==> flow/design.v <==
module interpolation (
    input           clk,
    input           RST,
    input           START,
    input   [5:0]   H0,
    input   [5:0]   V0,
    input   [3:0]   SW,
    input   [3:0]   SH,
    output          REN,
    input   [7:0]   R_DATA,
    output  [11:0]  ADDR,
    output  [7:0]   O_DATA,
    output          O_VALID
);
reg [5:0] reg_H0, reg_H0_next;
reg [5:0] reg_V0, reg_V0_next;
reg [3:0] reg_SW, reg_SW_next;
reg [3:0] reg_SH, reg_SH_next;
reg [11:0] reg_ADDR, reg_ADDR_next;
reg        output_valid, output_valid_next;  
reg        done, done_next;  
assign ADDR = reg_ADDR;
assign REN = 1'b0;
assign O_VALID = output_valid;
reg [9:0] width_sum, width_sum_next;
reg [9:0] height_sum, height_sum_next;
wire [5:0] X_lower, X_upper, Y_lower, Y_upper;
reg [5:0] last_y_row, last_y_row_next;  
reg x_divide, y_divide, x_divide_next, y_divide_next;
assign X_lower = width_sum[9:4];
assign X_upper = x_divide_next ? width_sum[9:4] : width_sum[9:4] + 1;
assign Y_lower = height_sum[9:4];
assign Y_upper = y_divide_next ? height_sum[9:4] : height_sum[9:4] + 1;
wire [5:0] next_X_lower, next_X_upper, next_Y_lower, next_Y_upper;
assign next_X_lower = width_sum_next[9:4];
assign next_X_upper = (width_sum_next[3:0] == 0) ? width_sum_next[9:4] : width_sum_next[9:4] + 1;
assign next_Y_lower = height_sum_next[9:4];
assign next_Y_upper = (height_sum_next[3:0] == 0) ? height_sum_next[9:4] : height_sum_next[9:4] + 1;
reg [3:0] x_ratio, x_ratio_next;  
reg [3:0] y_ratio, y_ratio_next;  
wire [7:0] left_margin, right_margin;
reg [7:0] data_y_lower [0:1];
reg [7:0] data_y_lower_next [0:1];
reg [7:0] data_y_upper [0:1];
reg [7:0] data_y_upper_next [0:1];
reg [4:0] count_cycle, count_cycle_next;
reg [1:0] pre_pre_state, pre_state, state, state_next;
wire pre_pre_state_is_11, pre_pre_state_is_10, pre_pre_state_is_01, pre_pre_state_is_00;
assign pre_pre_state_is_11 = pre_pre_state[1] & pre_pre_state[1];
assign pre_pre_state_is_00 = ~pre_pre_state[1] & ~pre_pre_state[0];
wire [5:0] x_ADDR, y_ADDR;
assign x_ADDR = state[1] ? X_upper : X_lower;
assign y_ADDR = state[0] ? Y_upper : Y_lower;
    Cal_Interpolation cal_inter_left (
        .DATA_1(data_y_lower[0]),
        .DATA_2(data_y_upper[0]),
        .ratio(y_ratio),
        .Out_DATA(left_margin)
    );
    Cal_Interpolation cal_inter_right (
        .DATA_1(data_y_lower[1]),
        .DATA_2(data_y_upper[1]),
        .ratio(y_ratio),
        .Out_DATA(right_margin)
    );
    Cal_Interpolation cal_inter (
        .DATA_1(left_margin),
        .DATA_2(right_margin),
        .ratio(x_ratio),
        .Out_DATA(O_DATA)
    );
always @(*)begin
    count_cycle_next = count_cycle;
    case(state)
        2'b00: begin
            if(y_divide_next | x_divide_next) begin
                state_next = 2'b11;
            end
            else begin
                state_next = 2'b01;
            end
        end
        2'b01: begin
            state_next = 2'b10;
        end
        2'b10: begin
            state_next = 2'b11;
        end
        2'b11: begin
            count_cycle_next = (count_cycle == 5'd16) ? 0 : count_cycle + 1;
            if(X_lower == next_X_lower && Y_upper == next_Y_upper) begin
                state_next = (X_upper == next_X_upper) ? 2'b11 : 2'b01;
            end
            else if(X_upper == next_X_lower) begin
                state_next = 2'b10;
            end
            else begin
                state_next = 2'b00;
            end
        end
    endcase
end
always @(*)begin
    reg_ADDR_next[5:0] = x_ADDR + reg_H0;
    reg_ADDR_next[11:6] = y_ADDR + reg_V0;
    output_valid_next = pre_state[1] & pre_state[0];
end
always @(*)begin
    case(pre_state)
        2'b00: begin
            data_y_lower_next[0] = R_DATA;
            data_y_lower_next[1] = x_divide ? R_DATA : data_y_lower[1];
            data_y_upper_next[0] = y_divide ? R_DATA : data_y_upper[0];
            data_y_upper_next[1] = data_y_upper[1];
        end
        2'b01: begin
            data_y_upper_next[0] = R_DATA;
            data_y_lower_next[0] = data_y_lower[0];
            data_y_lower_next[1] = data_y_lower[1];
            data_y_upper_next[1] = data_y_upper[1];
        end
        2'b10: begin
            data_y_lower_next[1] = R_DATA;
            data_y_lower_next[0] = pre_pre_state_is_11 ? data_y_lower[1] : data_y_lower[0];  
            data_y_upper_next[0] = pre_pre_state_is_11 ? data_y_upper[1] : data_y_upper[0];
            data_y_upper_next[1] = data_y_upper[1];
        end
        2'b11: begin
            data_y_upper_next[1] = R_DATA;
            data_y_lower_next[1] = y_divide ? R_DATA : data_y_lower[1];
            data_y_upper_next[0] = x_divide ? R_DATA : data_y_upper[0];
            data_y_lower_next[0] = y_divide ? data_y_upper[0] :
                                    x_divide ? data_y_lower[1] : data_y_lower[0];
        end
    endcase
end
always @(*)begin
    if(START) begin
        reg_H0_next = H0;
        reg_V0_next = V0;
        reg_SW_next = SW - 1;
        reg_SH_next = SH - 1;
    end
    else begin
        reg_H0_next = reg_H0;
        reg_V0_next = reg_V0;
        reg_SW_next = reg_SW;
        reg_SH_next = reg_SH;
    end
end
always @(*)begin
    if(state == 2'b11) begin
        if(count_cycle == 5'd16) begin
            width_sum_next = 0;
            height_sum_next = height_sum + reg_SH;
        end
        else begin
            width_sum_next = width_sum + reg_SW;
            height_sum_next = height_sum;
        end
    end
    else begin
        width_sum_next = width_sum;
        height_sum_next = height_sum;
    end
    x_divide_next = (width_sum[3:0] == 0);
    y_divide_next = (height_sum[3:0] == 0);
    x_ratio_next = width_sum[3:0];
    y_ratio_next = height_sum[3:0];
    if(height_sum[9:4] == reg_V0_next) begin
        done_next = 0;
    end
    else begin
        done_next = 1;
    end
end
always @(negedge clk) begin
    reg_ADDR <= reg_ADDR_next;
    data_y_lower[0] <= data_y_lower_next[0];
    data_y_lower[1] <= data_y_lower_next[1];
    data_y_upper[0] <= data_y_upper_next[0];
    data_y_upper[1] <= data_y_upper_next[1];
    output_valid <= output_valid_next;
end
always @(posedge clk) begin
    if(RST | START) begin
        width_sum <= 0;
        height_sum <= 0;
        state <= 2'b00;
        pre_state <= 2'b00;
        pre_pre_state <= 2'b00;
        x_divide <= 0;
        y_divide <= 0;
        x_ratio <= 0;
        y_ratio <= 0;
        done <= 1;
        count_cycle <= 0;
    end
    else begin
        width_sum <= width_sum_next;
        height_sum <= height_sum_next;
        state <= state_next;
        pre_state <= state;
        pre_pre_state <= pre_state;
        x_divide <= x_divide_next;
        y_divide <= y_divide_next;
        x_ratio <= x_ratio_next;
        y_ratio <= y_ratio_next;
        done <= done_next;
        count_cycle <= count_cycle_next;
    end
    reg_H0 <= reg_H0_next;
    reg_V0 <= reg_V0_next;
    reg_SW <= reg_SW_next;
    reg_SH <= reg_SH_next;
end
endmodule
module Cal_Interpolation (
    input   [7:0]   DATA_1,
    input   [7:0]   DATA_2,
    input   [3:0]   ratio,
    output  [7:0]   Out_DATA
);
    reg [3:0] flip_ratio;
    wire [7:0] d1_3, d1_2, d1_1, d1_0, d2_3, d2_2, d2_1, d2_0;
    wire [11:0] output_inter;
    assign d1_3 = {8{flip_ratio[3]}} & DATA_1;
    assign d1_2 = {8{flip_ratio[2]}} & DATA_1;
    assign d1_1 = {8{flip_ratio[1]}} & DATA_1;
    assign d1_0 = {8{flip_ratio[0]}} & DATA_1;
    assign d2_3 = {8{ratio[3]}} & DATA_2;
    assign d2_2 = {8{ratio[2]}} & DATA_2;
    assign d2_1 = {8{ratio[1]}} & DATA_2;
    assign d2_0 = {8{ratio[0]}} & DATA_2;
    assign output_inter = {d1_3, 3'b000} + {d1_2, 2'b00} + {d1_1, 1'b0} + d1_0 
                        + {d2_3, 3'b000} + {d2_2, 2'b00} + {d2_1, 1'b0} + d2_0 ;
    assign Out_DATA = (ratio == 4'b0000) ? DATA_1 : output_inter[11:4];
    always @(*)begin
        flip_ratio = ~ratio[3:0] + 1;
    end
endmodule
# Tool chain data of interpolation

What the tools print for interpolation, step after step.
Line numbers count from 1 in the design file above.
Operators carry their Yosys type and port widths (W data, S select, Z words).
Library cell names are shortened.
A cell with - has no value.

Top module: interpolation
Clock port: clk
Standard-cell library: sky130hd
Corner: tt_025C_1v80

# Elaborated design

Yosys after proc, flatten, opt, wreduce and memory -nomap, before mapping. Print and check cells are not counted. Equal cells are merged and count once.

Equality and inequality tests: 17
$add $sub $neg: 34
Reduce/logical cells: 14
Multiplexer cells: 30
Multipliers: 0
Shift-type cells: 0
Order comparisons: 0
Div/mod/pow operators: 0
Bitwise gates (word level): 30

Operators by type and width:

| kind                  | number |
| $and A8 B8 Y8         | 24 |
| $mux W8               | 10 |
| $add A12 B8 Y12       | 6 |
| $add A12 B9 Y12       | 6 |
| $pmux W8 S3           | 2 |
| $mux W10              | 4 |
| $add A11 B10 Y12      | 3 |
| $add A12 B10 Y12      | 3 |
| $add A12 B11 Y12      | 3 |
| $mux W6               | 6 |
| $pmux W8 S4           | 1 |
| $logic_not A4 Y1      | 6 |
| $add A6 B1 Y6 const B | 4 |
| $eq A6 B6 Y1          | 4 |
| $add A10 B4 Y10       | 2 |
| $add A6 B6 Y6         | 2 |
| $ne A2 B2 Y1 const B  | 5 |
| $mux W5               | 2 |
| $reduce_and A3 Y1     | 3 |
| $eq A2 B2 Y1 const B  | 4 |
| $add A4 B1 Y4 const B | 2 |
| $sub A4 B1 Y4 const B | 2 |
| $not A4 Y4            | 2 |
| $pmux W2 S4           | 1 |
| $mux W2               | 4 |
| $reduce_or A3 Y1      | 2 |
| $add A5 B1 Y5 const B | 1 |
| $eq A5 B5 Y1 const B  | 1 |

Other operator kinds: 7; their cells: 10.

Memories kept: 0
Memory bits (read-only): 0
Output and inout bits: 22
Input bits: 31
Clocked read ports x word width: 0
Elaborated cells: 145
Register bits after elaboration: 106
Bits in writable memories: 0
Latch bits: 0

# Logic depth

Longest topological path by Yosys (ltp), each cell counted once; first at word level (registers and memories cut), then after technology mapping (sequential cells cut; the memories' decode and read muxes count).

Depth after elaboration: 20
ABC_AREA: 0
Gate-level depth with buffers: 40
Gate-level depth less buffers: 38

# Mapped cells and area

The flow's flattened synthesis, as Yosys stat reports it; memories are mapped. The netlist is that of the ABC_AREA named above (0 if unset); the other value can give another one.
The area totals of this step are shown rounded.

Cells by type:

| cell type | number | total area (sq um) |
| fa_1      | 133    | 2.66E+03 |
| edfxtp_1  | 52     | 1.56E+03 |
| dfxtp_1   | 53     | 1.06E+03 |
| ha_1      | 61     | 763.232 |
| inv_1     | 162    | 608.083 |
| and2_1    | 97     | 606.832 |
| xnor2_1   | 47     | 411.645 |
| nor2_1    | 108    | 405.389 |
| nand2_1   | 86     | 322.81 |
| a21oi_1   | 61     | 305.293 |
| xor2_1    | 31     | 271.51 |
| mux2i_1   | 17     | 170.163 |
| clkbuf_1  | 36     | 135.13 |
| mux2_2    | 11     | 123.869 |
| nand3_1   | 22     | 110.106 |
| o21bai_1  | 13     | 97.594 |
| o21ai_0   | 19     | 95.091 |
| a21o_1    | 12     | 90.086 |

Not listed: further types 44, cells in them 112.

Flip-flop cells: 105
Buffer cells: 43
Mapped area: 0.0106 sq mm
Mapped cells: 1,133

The figures by module come from a second, unflattened synthesis with its own total; it is not the netlist above.

Cells (unflattened synthesis): 1,157
Area total of the unflattened synthesis: 0.0109 sq mm

Rows give one instance, submodules left out.

Modules:

| module            | instances | cells | area (sq mm) |
| Cal_Interpolation | 3         | 216   | 0.00185 |
| interpolation     | 1         | 509   | 0.00539 |

Wiki page: interpolation / flow data

Top module interpolation; platform sky130hd; tools Yosys and OpenROAD; 4 stored runs in no particular order. Input and output delays are each 20% of the period that was set; the output load is 0.01 pF.
By "total power of the final layout" is meant OpenSTA's value without simulated activity: inputs other than the clock are taken to toggle once in ten clock periods, and the tool carries that through the logic.
The results are shown rounded.
A setting shown as -- is not set for that run.
Among the results, -- means that no value is shown for the run.

| name                                                      | run A  | run B  | run C  | run D |
| CAP_MARGIN                                                | 5      | 20     | 40     | 25    |
| CELL_PAD_IN_SITES_DETAIL_PLACEMENT                        | 2      | --     | 2      | 2     |
| CELL_PAD_IN_SITES_GLOBAL_PLACEMENT                        | 2      | --     | --     | 1     |
| CORE_UTILIZATION                                          | 40     | 40     | 40     | 60    |
| CTS_CLUSTER_SIZE                                          | 34     | --     | --     | --    |
| GPL_TIMING_DRIVEN                                         | 0      | --     | 0      | 0     |
| PLACE_DENSITY                                             | 0.48   | --     | 0.95   | --    |
| TNS_END_PERCENT                                           | 20     | --     | 45     | --    |
| period_ns                                                 | 44.2   | 31.5   | 32.8   | 46.8  |
| CORE_MARGIN                                               | 2      | 2      | 4      | 5     |
| SLEW_MARGIN                                               | 20     | 20     | 5      | 20    |
| ABC_AREA                                                  | --     | --     | 0      | --    |
| CORE_ASPECT_RATIO                                         | --     | --     | 1.73   | 1.21  |
| CTS_CLUSTER_DIAMETER                                      | --     | --     | 183    | --    |
| HOLD_SLACK_MARGIN                                         | --     | --     | 0.03   | --    |
| MAX_ROUTING_LAYER                                         | --     | --     | --     | met5  |
| PLACE_DENSITY_LB_ADDON                                    | --     | --     | --     | 0.17  |
| summed negative setup slack (ns)                          | 0.000  | 0.000  | -0.243 | --    |
| cell area after synthesis (sq mm)                         | 0.0106 | 0.0106 | 0.0106 | --    |
| smallest setup slack (ns)                                 | 3.44   | 0.576  | -0.177 | --    |
| area of the standard cells in the finished layout (sq mm) | 0.012  | 0.0119 | 0.0123 | --    |
| total power of the final layout (uW)                      | 251    | 332    | 369    | --    |
| lowest hold slack (ns)                                    | 0.519  | 0.503  | 0.518  | --    |
| post-route utilization                                    | 0.462  | 0.458  | 0.471  | --    |
| die area (sq mm)                                          | 0.0278 | 0.0278 | 0.0292 | --    |

Run D: unfinished; error DPL-0033 in placement
